==> flow/design.v <==
`timescale 1ns / 1ps
module dataReg #(parameter dataWidth=8)(
input i_clk,
input [dataWidth-1:0] i_data,
input i_data_valid,
output reg [dataWidth-1:0] o_data,
output reg o_data_valid
);
always @(posedge i_clk)
begin
    if(i_data_valid)
        o_data <= i_data;
    o_data_valid <= i_data_valid;
end
endmodule
`timescale 1ns / 1ps
module lineBuffer #(parameter dataWidth=8, imageWidth=512)(
input   i_clk,
input   [dataWidth-1:0] i_data,
input   i_data_valid,
output  [dataWidth-1:0] o_data,
output  o_data_valid
);
wire [dataWidth-1:0] w_data_out [imageWidth-1:0];
wire [imageWidth-1:0] w_data_valid;
assign o_data = w_data_out[imageWidth-1];
assign o_data_valid = w_data_valid[imageWidth-1];
generate
    genvar i;
    for(i=0;i<imageWidth;i=i+1)
    begin:loop
        if(i==0)
            dataReg #(.dataWidth(dataWidth))DR0(
                .i_clk(i_clk),
                .i_data(i_data),
                .i_data_valid(i_data_valid),
                .o_data(w_data_out[i]),
                .o_data_valid(w_data_valid[i])
            );
         else
            dataReg #(.dataWidth(dataWidth))DR(
                .i_clk(i_clk),
                .i_data(w_data_out[i-1]),
                .i_data_valid(i_data_valid),
                .o_data(w_data_out[i]),
                .o_data_valid(w_data_valid[i])
            );
    end
endgenerate
endmodule
`timescale 1ns / 1ps
module imageBuffer #(parameter dataWidth=1,kernelWidth=5,kernelHeight=5,imageWidth=256)(
input        i_clk,
input        i_rst,
input  [dataWidth-1:0] i_pixel_data,
input        i_pixel_data_valid,
output [kernelWidth*kernelHeight*dataWidth-1:0] o_data,
output       o_data_valid
);
integer counter;
integer outDataCounter;
reg data_valid_int;
always @(posedge i_clk)
if(i_rst)
begin
    counter <= 0;
    data_valid_int <= 1'b0;
end
else
begin
    if(i_pixel_data_valid & !data_valid_int)
        counter <= counter+1;
    else if(!i_pixel_data_valid & data_valid_int)
        counter <= counter-1;
    if(counter >= (((kernelHeight+1)/2)*imageWidth+(kernelWidth+1)/2))
        data_valid_int <= 1'b1;
    else
        data_valid_int <= 1'b0;
end
always @(posedge i_clk)
begin
    if(i_rst)
        outDataCounter <= 0;
    else if(outDataCounter==imageWidth-1 & data_valid_int)
        outDataCounter <= 0;
    else if(data_valid_int)
        outDataCounter <= outDataCounter+1;
end
assign o_data_valid = data_valid_int & (outDataCounter<imageWidth-kernelWidth+1);
wire [dataWidth-1:0] w_data_reg_out [kernelWidth*kernelHeight-1:0];
wire [kernelWidth*kernelHeight-1:0] w_data_reg_out_valid;
wire [dataWidth-1:0] line_buff_out [kernelHeight-2:0];
wire [kernelHeight-2:0] line_buff_out_valid;
generate
genvar i,j,k;
    for(i=kernelHeight-1;i>=0;i=i-1)
    begin:l1
        for(j=kernelWidth-1;j>=0;j=j-1)
        begin:l2
            for(k=0;k<dataWidth;k=k+1)
            begin:l3
                assign o_data[(kernelHeight-1-i)*kernelWidth*dataWidth+(kernelWidth-1-j)*dataWidth+k] = w_data_reg_out[i*kernelWidth+j][k];
            end
        end
    end
endgenerate
generate
    for(i=0;i<kernelHeight;i=i+1)
    begin:oloop
        for(j=0;j<kernelWidth;j=j+1)
        begin:iloop
            if(i==0&j==0)  
            begin
                dataReg #(.dataWidth(dataWidth))dR0(
                    .i_clk(i_clk),
                    .i_data(i_pixel_data),  
                    .i_data_valid(i_pixel_data_valid),
                    .o_data(w_data_reg_out[i*kernelWidth+j]),
                    .o_data_valid(w_data_reg_out_valid[i*kernelWidth+j])
                );
            end
            else if(j==0)  
            begin
                dataReg #(.dataWidth(dataWidth))dR1(
                    .i_clk(i_clk),
                    .i_data(line_buff_out[i-1]),  
                    .i_data_valid(i_pixel_data_valid),
                    .o_data(w_data_reg_out[i*kernelWidth+j]),
                    .o_data_valid(w_data_reg_out_valid[i*kernelWidth+j])
                );
            end
            else 
            begin
                dataReg #(.dataWidth(dataWidth))dR2(
                    .i_clk(i_clk),
                    .i_data(w_data_reg_out[i*kernelWidth+j-1]),  
                    .i_data_valid(i_pixel_data_valid),
                    .o_data(w_data_reg_out[i*kernelWidth+j]),
                    .o_data_valid(w_data_reg_out_valid[i*kernelWidth+j])
                );
            end
        end
    end
endgenerate
generate
    for(i=0;i<kernelHeight-1;i=i+1)
    begin:loop
        if(i==0)
        begin
            lineBuffer #(.dataWidth(dataWidth),.imageWidth(imageWidth-kernelWidth))lB0(
                .i_clk(i_clk),
                .i_data(w_data_reg_out[kernelWidth-1]),
                .i_data_valid(i_pixel_data_valid),
                .o_data(line_buff_out[i]),
                .o_data_valid(line_buff_out_valid[i])
            );
        end
        else
        begin
            lineBuffer #(.dataWidth(dataWidth),.imageWidth(imageWidth-kernelWidth))lB(
                .i_clk(i_clk),
                .i_data(w_data_reg_out[(i+1)*kernelWidth-1]),
                .i_data_valid(i_pixel_data_valid),
                .o_data(line_buff_out[i]),
                .o_data_valid(line_buff_out_valid[i])
            );        
        end
    end
endgenerate
endmodule
`timescale 1ns / 1ps
module imageBuffer2 #(parameter dataWidth=1,kernelWidth=2,kernelHeight=2,imageWidth=256)(
input        i_clk,
input        i_rst,
input  [dataWidth-1:0] i_pixel_data,
input        i_pixel_data_valid,
output [kernelWidth*kernelHeight*dataWidth-1:0] o_data,
output  reg  o_data_valid
);
integer counter;
always @(posedge i_clk)
if(i_rst)
begin
    counter <= 0;
    o_data_valid <= 1'b0;
end
else
begin
    if(i_pixel_data_valid & !o_data_valid)
        counter <= counter+1;
    else if(!i_pixel_data_valid & o_data_valid)
        counter <= counter-1;
    if(counter == (((kernelHeight)/2)*imageWidth+((kernelWidth)/2)) & i_pixel_data_valid)
        o_data_valid <= 1'b1;
    else if(counter > (((kernelHeight)/2)*imageWidth+(kernelWidth)/2))
        o_data_valid <= 1'b1;
    else
        o_data_valid <= 1'b0;
end
wire [dataWidth-1:0] w_data_reg_out [kernelWidth*kernelHeight-1:0];
wire [kernelWidth*kernelHeight-1:0] w_data_reg_out_valid;
wire [dataWidth-1:0] line_buff_out [kernelHeight-2:0];
wire [kernelHeight-2:0] line_buff_out_valid;
generate
genvar i,j,k;
    for(i=kernelHeight-1;i>=0;i=i-1)
    begin:l1
        for(j=kernelWidth-1;j>=0;j=j-1)
        begin:l2
            for(k=0;k<dataWidth;k=k+1)
            begin:l3
                assign o_data[(kernelHeight-1-i)*kernelWidth*dataWidth+(kernelWidth-1-j)*dataWidth+k] = w_data_reg_out[i*kernelWidth+j][k];
            end
        end
    end
endgenerate
generate
    for(i=0;i<kernelHeight;i=i+1)
    begin:oloop
        for(j=0;j<kernelWidth;j=j+1)
        begin:iloop
            if(i==0&j==0)  
            begin
                dataReg #(.dataWidth(dataWidth))dR0(
                    .i_clk(i_clk),
                    .i_data(i_pixel_data),  
                    .i_data_valid(i_pixel_data_valid),
                    .o_data(w_data_reg_out[i*kernelWidth+j]),
                    .o_data_valid(w_data_reg_out_valid[i*kernelWidth+j])
                );
            end
            else if(j==0)  
            begin
                dataReg #(.dataWidth(dataWidth))dR1(
                    .i_clk(i_clk),
                    .i_data(line_buff_out[i-1]),  
                    .i_data_valid(i_pixel_data_valid),
                    .o_data(w_data_reg_out[i*kernelWidth+j]),
                    .o_data_valid(w_data_reg_out_valid[i*kernelWidth+j])
                );
            end
            else 
            begin
                dataReg #(.dataWidth(dataWidth))dR2(
                    .i_clk(i_clk),
                    .i_data(w_data_reg_out[i*kernelWidth+j-1]),  
                    .i_data_valid(i_pixel_data_valid),
                    .o_data(w_data_reg_out[i*kernelWidth+j]),
                    .o_data_valid(w_data_reg_out_valid[i*kernelWidth+j])
                );
            end
        end
    end
endgenerate
generate
    for(i=0;i<kernelHeight-1;i=i+1)
    begin:loop
        if(i==0)
        begin
            lineBuffer #(.dataWidth(dataWidth),.imageWidth(imageWidth))lB0(
                .i_clk(i_clk),
                .i_data(i_pixel_data),
                .i_data_valid(i_pixel_data_valid),
                .o_data(line_buff_out[i]),
                .o_data_valid(line_buff_out_valid[i])
            );
        end
        else
        begin
            lineBuffer #(.dataWidth(dataWidth),.imageWidth(imageWidth))lB(
                .i_clk(i_clk),
                .i_data(line_buff_out[i-1]),
                .i_data_valid(i_pixel_data_valid),
                .o_data(line_buff_out[i]),
                .o_data_valid(line_buff_out_valid[i])
            );        
        end
    end
endgenerate
endmodule
`timescale 1ns / 1ps
module Convolution #(parameter ConvData=1)(
input i_clk,
input i_rst,
input i_data_valid,
input [71:0]i_data,
output reg o_data_valid,
output reg [23:0]o_data
    );
  integer i;
  reg [23:0] sum,mul;reg [23:0] BiasAdd,x;
  function [15:0] coeff;
    input integer n;
    case(n)
        0: coeff = 16'b1001011101000;
        1: coeff = 16'b1010001110000;
        2: coeff = 16'b111011010110;
        3: coeff = 16'b1100100101010;
        4: coeff = 16'b11111100;
        5: coeff = 16'b1001001111111;
        6: coeff = 16'b1100011011100;
        7: coeff = 16'b110010000000;
        8: coeff = 16'b1010010110010;
        9: coeff = 16'b1110111110101011;
        10: coeff = 16'b11100110000;
        11: coeff = 16'b1111011100111111;
        12: coeff = 16'b10101010010;
        13: coeff = 16'b1100100101011;
        14: coeff = 16'b101100111100;
        15: coeff = 16'b100001010000;
        16: coeff = 16'b111101000111;
        17: coeff = 16'b110011011000;
        18: coeff = 16'b1000100101000;
        19: coeff = 16'b10110111;
        20: coeff = 16'b1101011111000110;
        21: coeff = 16'b1001001010110;
        22: coeff = 16'b101110100001;
        23: coeff = 16'b1101101111101010;
        24: coeff = 16'b111001110000;
        25: coeff = 16'b1001111001100;
        26: coeff = 16'b1101111001111011;
        default: coeff = 16'b0;
    endcase
  endfunction
  function [23:0] bias;
    input integer n;
    case(n)
        0: bias = 24'b1011000100;
        1: bias = 24'b111111111011001001000010;
        2: bias = 24'b101000010000101;
        default: bias = 24'b0;
    endcase
  endfunction
wire [23:0] b_sel = bias(ConvData-1);
always@(posedge i_clk)
o_data_valid <= i_rst ? 1'b0 : i_data_valid;
always@(posedge i_clk)
begin
 sum = 0;x=0;
    for(i=9*(ConvData-1);i<(9*ConvData);i=i+1)
    begin
        mul = $signed(i_data[(i-(9*(ConvData-1)))*8+:8])*$signed(coeff(i));
        x=$signed(x)+$signed(mul);             
    end
    sum =  $signed(x);
    BiasAdd <= $signed(sum) + $signed(b_sel); 
         if(!b_sel[23] &!sum[23] & BiasAdd[23])  
               begin
                   o_data[23] <= 1'b0;
                   o_data[22:0] <= {23{1'b1}};
               end
           else if(b_sel[23] & sum[23] &  !BiasAdd[23])  
               begin
                   o_data[23] <= 1'b1;
                   o_data[22:0] <= {23{1'b0}};
               end
           else
                   o_data <= BiasAdd;
 end 
endmodule
`timescale 1ns / 1ps
module ReLu  #(parameter dataWidth=16,weightIntWidth=4) (
    input           clk,
    input           rst,
    input   [2*dataWidth-1:0]   ReLu_Input,
    input relu_data_valid_In,
    output reg relu_data_valid_Out,
    output  reg [dataWidth+3:0]  out
);
always @(posedge clk)
begin
    relu_data_valid_Out <= rst ? 1'b0 : relu_data_valid_In;
    if($signed(ReLu_Input) >= 0)
    begin
        if(|ReLu_Input[2*dataWidth-1-:weightIntWidth+1])  
            out <= {1'b0,{(dataWidth+3){1'b1}}};  
        else
            out <= ReLu_Input[2*dataWidth-2-weightIntWidth-:dataWidth+4];
    end
    else 
        out <= 0;      
end
endmodule
`timescale 1ns / 1ps
module maxpoolLogic #(parameter imageWidth=256)(
input   i_clk,
input   i_reset_n,
input   i_data_valid,
output o_data_valid
    );
 reg count;
 integer pixelCounter;
 assign o_data_valid = (i_data_valid && (pixelCounter<26) && count);
 always @(posedge i_clk)
 if(!i_reset_n)
 begin
    pixelCounter <= 0;
    count <= 1'b0;
 end
 else
 begin
    if(i_data_valid && pixelCounter == (2*imageWidth-1))
        pixelCounter <= 0;
    else if(i_data_valid) begin
        pixelCounter <= pixelCounter + 1;
    end
    if(i_data_valid)
        count <= ~count;
 end
 endmodule
`timescale 1ns / 1ps
module maxPooler(
    input   i_clk,
    input   i_rst,
    input[63:0] i_data_MP,
    input i_data_valid_MP,
    output reg [15:0] out_data_MP,
    output out_data_valid
    );
    integer i;
    reg [15:0] largest;
    always @(posedge i_clk) begin
        if(i_data_valid_MP)begin
            largest = i_data_MP[15:0];
            for(i=0;i<4;i=i+1)
            begin
                if(i_data_MP[16*i +: 16] > largest)
                    largest = i_data_MP[i*16+:16];
            end
            out_data_MP <= largest;
        end
    end
 maxpoolLogic  #(.imageWidth(26)) MDL(
    .i_clk(i_clk),
    .i_reset_n(!i_rst),
    .i_data_valid(i_data_valid_MP),
    .o_data_valid(out_data_valid)
 );
endmodule
`timescale 1ns / 1ps
module Conv_ReLu_MaxPool #(parameter ConvKernel=1)
                           (input[71:0] inputData,
                           input inputValid,
                           input clk,
                           input rst,
                           output[15:0] MP_Out,
                           output MPOut_valid
    );
    wire out_data_valid;
    wire[71:0] out_data;
    wire data_conv_valid;
    wire[23:0] conv_data;
    wire relu_data_valid_Out;
    wire[15:0]relu_out;
    wire[63:0] Out;
    wire Out_valid;
    Convolution #(.ConvData(ConvKernel))conv (
    .i_clk(clk),
    .i_rst(rst),
    .i_data_valid(inputValid),
    .i_data(inputData),
    .o_data_valid(data_conv_valid),
    .o_data(conv_data)
        );
    ReLu  #(.dataWidth(12),.weightIntWidth(0)) ReLu 
        (.clk(clk), .rst(rst),
        .ReLu_Input(conv_data),
        .relu_data_valid_In(data_conv_valid),
        .relu_data_valid_Out(relu_data_valid_Out),
        .out(relu_out));
     imageBuffer2 #(.dataWidth(16),.kernelWidth(2),.kernelHeight(2),.imageWidth(26)) IB2 (
               . i_clk(clk),
               .i_rst(rst),
               .i_pixel_data(relu_out),
               .i_pixel_data_valid(relu_data_valid_Out),
               .o_data(Out), 
               .o_data_valid(Out_valid) 
             );
      maxPooler MP(
                 .i_clk(clk),
                 .i_rst(rst),
                 .i_data_MP(Out),
                 .i_data_valid_MP(Out_valid),
                 .out_data_MP(MP_Out),
                 .out_data_valid(MPOut_valid)
                 );
endmodule
`timescale 1ns / 1ps
module cnn_layer1 (
    input         clk,
    input         rst,
    input  [7:0]  pix_in,
    input         pix_valid,
    output [15:0] mp_out0,
    output        mp_valid0,
    output [15:0] mp_out1,
    output        mp_valid1,
    output [15:0] mp_out2,
    output        mp_valid2
);
    wire [71:0] win_data;
    wire        win_valid;
    imageBuffer #(.dataWidth(8),.kernelWidth(3),.kernelHeight(3),.imageWidth(28)) IB (
        .i_clk(clk),
        .i_rst(rst),
        .i_pixel_data(pix_in),
        .i_pixel_data_valid(pix_valid),
        .o_data(win_data),
        .o_data_valid(win_valid)
    );
    Conv_ReLu_MaxPool #(.ConvKernel(1)) CRM1 (
        .inputData(win_data), .inputValid(win_valid), .clk(clk), .rst(rst),
        .MP_Out(mp_out0), .MPOut_valid(mp_valid0));
    Conv_ReLu_MaxPool #(.ConvKernel(2)) CRM2 (
        .inputData(win_data), .inputValid(win_valid), .clk(clk), .rst(rst),
        .MP_Out(mp_out1), .MPOut_valid(mp_valid1));
    Conv_ReLu_MaxPool #(.ConvKernel(3)) CRM3 (
        .inputData(win_data), .inputValid(win_valid), .clk(clk), .rst(rst),
        .MP_Out(mp_out2), .MPOut_valid(mp_valid2));
endmodule
==> Tool chain data of cnn_layer1 <==
The steps from the RTL of cnn_layer1 to its reports follow in flow order.
Lines are those of the file above, counted from 1.
Operators: Yosys type, input widths -> output width; for muxes data width and select width s.
Library cell names are shortened.
{ "setup": {"design": "cnn_layer1", "clock_port": "clk", "cell_library": "sky130hd", "lib_corner": "tt_025C_1v80"} }

==> Word-level counts <==
Source: Yosys, flattened and elaborated. Widths are those after wreduce. Registers that Yosys merges into a memory's read port (data or address) are not register bits. Print and check cells do not count. Equal cells are merged and count once.
{ "bits": {"output_inout_bits": 51, "reg_bits": 2321, "in_bits": 11, "wordCells": 357} }
{ "classes": {"n_mul": 27, "reduce_and_logical": 29, "n_addsub": 39, "logic": 22, "equal": 7, "compare": 20, "muxes": 36} }
{ "ops": {"columns": ["op", "n"], "rows": [
  ["$mul 8x13->21 const B", 6],
  ["$mul 8x14->22 const B", 5],
  ["$mul 8x11->19 const B", 4],
  ["$mul 8x12->20 const B", 3],
  ["$mul 8x9->17 const B", 3],
  ["$mul 8x10->18 const B", 2],
  ["$mux 16", 18],
  ["$add 32x2->32 const B", 8],
  ["$mux 32", 8],
  ["$mul 8x15->23 const B", 1],
  ["$add 24x21->24", 7],
  ["$add 24x22->24", 7],
  ["$gt 16x16->1", 9],
  ["$sub 32x2->32 const B", 4],
  ["$lt 32x6->1 const B", 4],
  ["$eq 32x6->1 const B", 4],
  ["$mul 8x8->16 const B", 1],
  ["$mul 8x7->15 const B", 1],
  ["$gt 32x6->1 const B", 3],
  ["$eq 32x7->1 const B", 3],
  ["$mul 8x6->14 const B", 1],
  ["$ge 24x1->1 const B", 3],
  ["$add 23x21->24", 2],
  ["$add 24x16->24 const B", 2],
  ["$add 24x23->24", 2],
  ["$mux 15", 3],
  ["$ge 32x7->1 const B", 1],
  ["$add 23x23->24", 1]
]} }
Not listed: further kinds 13, cells in them 64.

==> Longest topological paths <==
Yosys ltp: most cells in a row. Word level: on the elaborated netlist, between registers, memories and ports. Mapped: between sequential cells and ports; inverters and the memories' decode and read muxes count.
{ "logic_depth": {"word_depth": 11, "ABC_AREA": 0, "mapped_depth": 46, "depth_no_buf": 45} }

==> Netlist <==
The flow's flattened synthesis, as Yosys stat reports it; memories are mapped. The netlist is that of the ABC_AREA named above (0 if unset); the other value can give another one.
{ "synth_totals": {"mapped_area_mm2": 0.1356151, "stdcells": 10521, "ffs": 2279, "sequential_area_mm2": 0.0642817, "n_buf": 95} }
{ "by_type": {"columns": ["type", "n", "area_total_um2"], "rows": [
  ["edfxtp_1", 1864, 5.6E+04],
  ["fa_1", 1123, 2.25E+04],
  ["ha_1", 1466, 1.83E+04],
  ["dfxtp_1", 415, 8.31E+03],
  ["inv_1", 1964, 7372.07],
  ["xnor2_1", 346, 3.03E+03],
  ["a21oi_1", 413, 2.07E+03],
  ["nor2_1", 550, 2064.48],
  ["xor2_1", 229, 2.01E+03],
  ["mux2i_1", 129, 1.29E+03],
  ["nand2_1", 274, 1.03E+03],
  ["a21o_1", 136, 1.02E+03],
  ["o21ai_0", 197, 985.946],
  ["nor2b_1", 129, 807.024],
  ["mux2_2", 54, 608.083],
  ["nand3_1", 107, 535.514],
  ["o21bai_1", 70, 525.504],
  ["nand4_1", 83, 519.248]
]} }
Other cell types: 79; their cells: 972.
The figures by module come from a second, unflattened synthesis with its own total; it is not the netlist above.
{ "hier_totals": {"hier_cells": 11829, "hier_area_mm2": 0.1501503} }
Each row is one instance without its submodules.
{ "modules": {"columns": ["module", "n_inst", "mod_seq_area_mm2", "area_mm2", "n_cells"], "rows": [
  ["dataReg #(dataWidth=16)", 90, 0.0005005, 0.0005005, 17],
  ["Convolution #(ConvData=3)", 1, 0.0009809, 0.0217509, 2255],
  ["Convolution #(ConvData=2)", 1, 0.0009809, 0.020103, 2003],
  ["Convolution #(ConvData=1)", 1, 0.0009809, 0.0198027, 2138],
  ["dataReg #(dataWidth=8)", 59, 0.0002602, 0.0002602, 9],
  ["maxPooler", 3, 0.0004805, 0.0029103, 345],
  ["imageBuffer2", 3, 0.0006606, 0.002829, 360],
  ["maxpoolLogic #(imageWidth=26)", 3, 0.0006606, 0.0016966, 199],
  ["imageBuffer", 1, 0.0013012, 0.0043166, 555],
  ["ReLu", 3, 0.0003403, 0.0004905, 35],
  ["lineBuffer", 3, 0, 0, 0],
  ["lineBuffer", 2, 0, 0, 0],
  ["Conv_ReLu_MaxPool #(ConvKernel=1)", 1, 0, 0, 0],
  ["Conv_ReLu_MaxPool #(ConvKernel=2)", 1, 0, 0, 0]
]} }
Modules not listed: 2.

==> Worst setup path after synthesis <==
Source: OpenSTA report_checks on the synthesized netlist (no wires, ideal clock, input and output delay 20% of the period each), path of least setup slack; recovery checks are left aside. Register names are those of the netlist, which keeps one name where synthesis merged equal registers.
{ "synth_path": {"kind": "reg2reg", "startpoint": "register CRM2.ReLu.relu_data_valid_Out", "endpoint": "register CRM2.IB2.counter[31]", "path_slack_ps": -22640, "setup_ps": 128, "path_stages": 14, "n_path_buf": 0, "arrival_ps": 36513, "launch_ps": 0, "path_delay_ps": 36641, "t_required_ps": 13872, "tclk_ps": 14000, "period_less_setup_slack_ps": 36640} }
"path_delay_ps" is the arrival time less input delay plus setup time.
"path_stages": output pins that drive a net of the path, with the launching flip-flop's if there is one; two outputs of one cell count as two.
"period_less_setup_slack_ps" = period - worst setup slack (recovery checks aside). The figure is calculated, with input and output delays left at 20% of the set period.
The rows between start and end are the longest chain of elaborated cells between them; the timing report does not say that the signal goes this way. Where chains are equally long, one stands for them.
A line is the first line of the expression or statement that the cell stems from. Yosys adds cells for indexed reads and writes and turns some case tables into memories.
A register here has more assigning lines than the two given.
{ "synth_via": {"cell_sequence": "dfxtp_1 > ha_1 > inv_1 > ha_1 > or3_1 > o221a_2 > o31a_1 > a31oi_1 > o41a_1 > a21oi_1 > a41oi_1 > mux2_2 > xnor2_1 > nor2_1", "elab_chain_cells": 4, "cone_cells": 6, "lines_between": 2, "classes_between": "2 x mux; 2 x logic; 2 x reduce/logical"} }
{ "synth_rtl": {"columns": ["element", "line", "source"], "rows": [
  ["start, declared", 367, "output reg relu_data_valid_Out,"],
  ["start, assigned", 372, "relu_data_valid_Out <= rst ? 1'b0 : relu_data_valid_In;"],
  ["$logic_not 1->1", 191, "else if(!i_pixel_data_valid & o_data_valid)"],
  ["$and 1x1->1", 191, null],
  ["$mux 32", 191, null],
  ["$mux 32", 189, "if(i_pixel_data_valid & !o_data_valid)"],
  ["end, assigned", 190, "counter <= counter+1;"],
  ["end, assigned", 192, "counter <= counter-1;"],
  ["end, declared", 180, "integer counter;"]
]} }

==> Path in the finished layout <==
Path of least setup slack in the final report of stored run 1 (OpenROAD, finished layout, wires in). Where an end is a register, its clock arrival counts in the times.
The path's times are printed in steps of 10 ps; the period is the one set.
{ "layout_path": {"kind": "reg2reg", "startpoint": "register IB.oloop[2].iloop[1].genblk1.genblk1.dR2.o_data[0]", "endpoint": "register CRM2.conv.BiasAdd[23]", "launch_ps": 910, "t_required_ps": 14780, "n_path_buf": 1, "path_slack_ps": 2270, "arrival_ps": 12500, "tclk_ps": 14000, "path_stages": 42, "setup_ps": 120} }
The rows between start and end are the longest chain of elaborated cells between them; the timing report does not say that the signal goes this way. Where chains are equally long, one stands for them.
{ "layout_via": {"cell_sequence": "edfxtp_1 > buf_4 > inv_1 > ha_1 > ha_1 > fa_1 > inv_1 > fa_1 > inv_1 > ha_1 > o21ai_0 > a21boi_0 > o21ai_0 > a21boi_0 > o21a_1 > nor2_1 > a2bb2oi_1 > nor2b_1 > [... 6 more ...] > fa_1 > inv_1 > fa_1 > fa_1 > inv_1 > fa_1 > inv_1 > fa_1 > inv_1 > ha_1 > inv_1 > o31ai_1 > or3_1 > a21oi_1 > nor2_1 > or2_2 > or4_4 > xnor2_2", "elab_chain_cells": 10, "cone_cells": 10, "lines_between": 3, "classes_between": "9 x add/sub; 1 x mul"} }
{ "layout_rtl": {"columns": ["element", "line", "source"], "rows": [
  ["start, declared", 6, "output reg [dataWidth-1:0] o_data,"],
  ["start, assigned", 12, "o_data <= i_data;"],
  ["$mul 8x8->16", 342, "mul = $signed(i_data[(i-(9*(ConvData-1)))*8+:8])*$signed(coeff(i));"],
  ["$add 22x20->23", 343, "x=$signed(x)+$signed(mul);"],
  ["$add 23x21->24", 343, null],
  ["$add 24x20->24", 343, null],
  ["$add 24x22->24", 343, null],
  ["$add 24x21->24 x4", 343, null],
  ["$add 24x16->24", 346, "BiasAdd <= $signed(sum) + $signed(b_sel);"],
  ["end, assigned", 346, null],
  ["end, declared", 291, "reg [23:0] sum,mul;reg [23:0] BiasAdd,x;"]
]} }

Subject: cnn_layer1 on sky130hd, stored results

Hello all,

Stored flow runs of cnn_layer1 (3 of them; Yosys, OpenROAD, sky130hd). They differ in their settings and are not a sequence. Constraints: input delay and output delay 20% of the set period each, output load 0.01 pF.
By "clock_period_reached_ps" is meant the clock period of the run minus its worst setup slack. This is arithmetic on one report: input and output delays are still those of the set period (20% each).
[
  {
    "run": "stored run 1",
    "settings": { "CELL_PAD_IN_SITES_GLOBAL_PLACEMENT": 3, "CORE_MARGIN": 4, "CORE_UTILIZATION": 26, "CTS_CLUSTER_SIZE": 31, "GPL_ROUTABILITY_DRIVEN": 0, "HOLD_SLACK_MARGIN": -0.09, "MAX_ROUTING_LAYER": "met4", "PLACE_DENSITY_LB_ADDON": 0.21, "SETUP_SLACK_MARGIN": 1.8, "TNS_END_PERCENT": 65, "period_ns": 14.0, "CAP_MARGIN": 20, "SLEW_MARGIN": 20 },
    "results": { "worstSetupSlack_ps": 2274, "fin_hold_ws_ps": 380, "stdcell_area_mm2": 0.155329, "die_mm2": 0.533214, "yosys_chip_area_mm2": 0.1356151, "finish.utilization_pct": 30.0, "clock_period_reached_ps": 11726 }
  },
  {
    "run": "stored run 2",
    "settings": { "ABC_AREA": 1, "CAP_MARGIN": 20, "CELL_PAD_IN_SITES_DETAIL_PLACEMENT": 1, "CORE_ASPECT_RATIO": 0.84, "CORE_UTILIZATION": 70, "CTS_CLUSTER_DIAMETER": 303, "CTS_CLUSTER_SIZE": 86, "GPL_TIMING_DRIVEN": 1, "SETUP_SLACK_MARGIN": 2.37, "period_ns": 17.6, "CORE_MARGIN": 2, "SLEW_MARGIN": 20 },
    "outcome": "unfinished; error GRT-0116 in routing"
  },
  {
    "run": "stored run 3",
    "settings": { "CORE_UTILIZATION": 40, "PLACE_DENSITY": 0.6, "period_ns": 14.0, "CAP_MARGIN": 20, "CORE_MARGIN": 2, "SLEW_MARGIN": 20 },
    "results": { "worstSetupSlack_ps": 1519, "fin_hold_ws_ps": 329, "stdcell_area_mm2": 0.150312, "die_mm2": 0.343713, "yosys_chip_area_mm2": 0.1356151, "finish.utilization_pct": 44.6, "clock_period_reached_ps": 12481 }
  }
]

Thanks
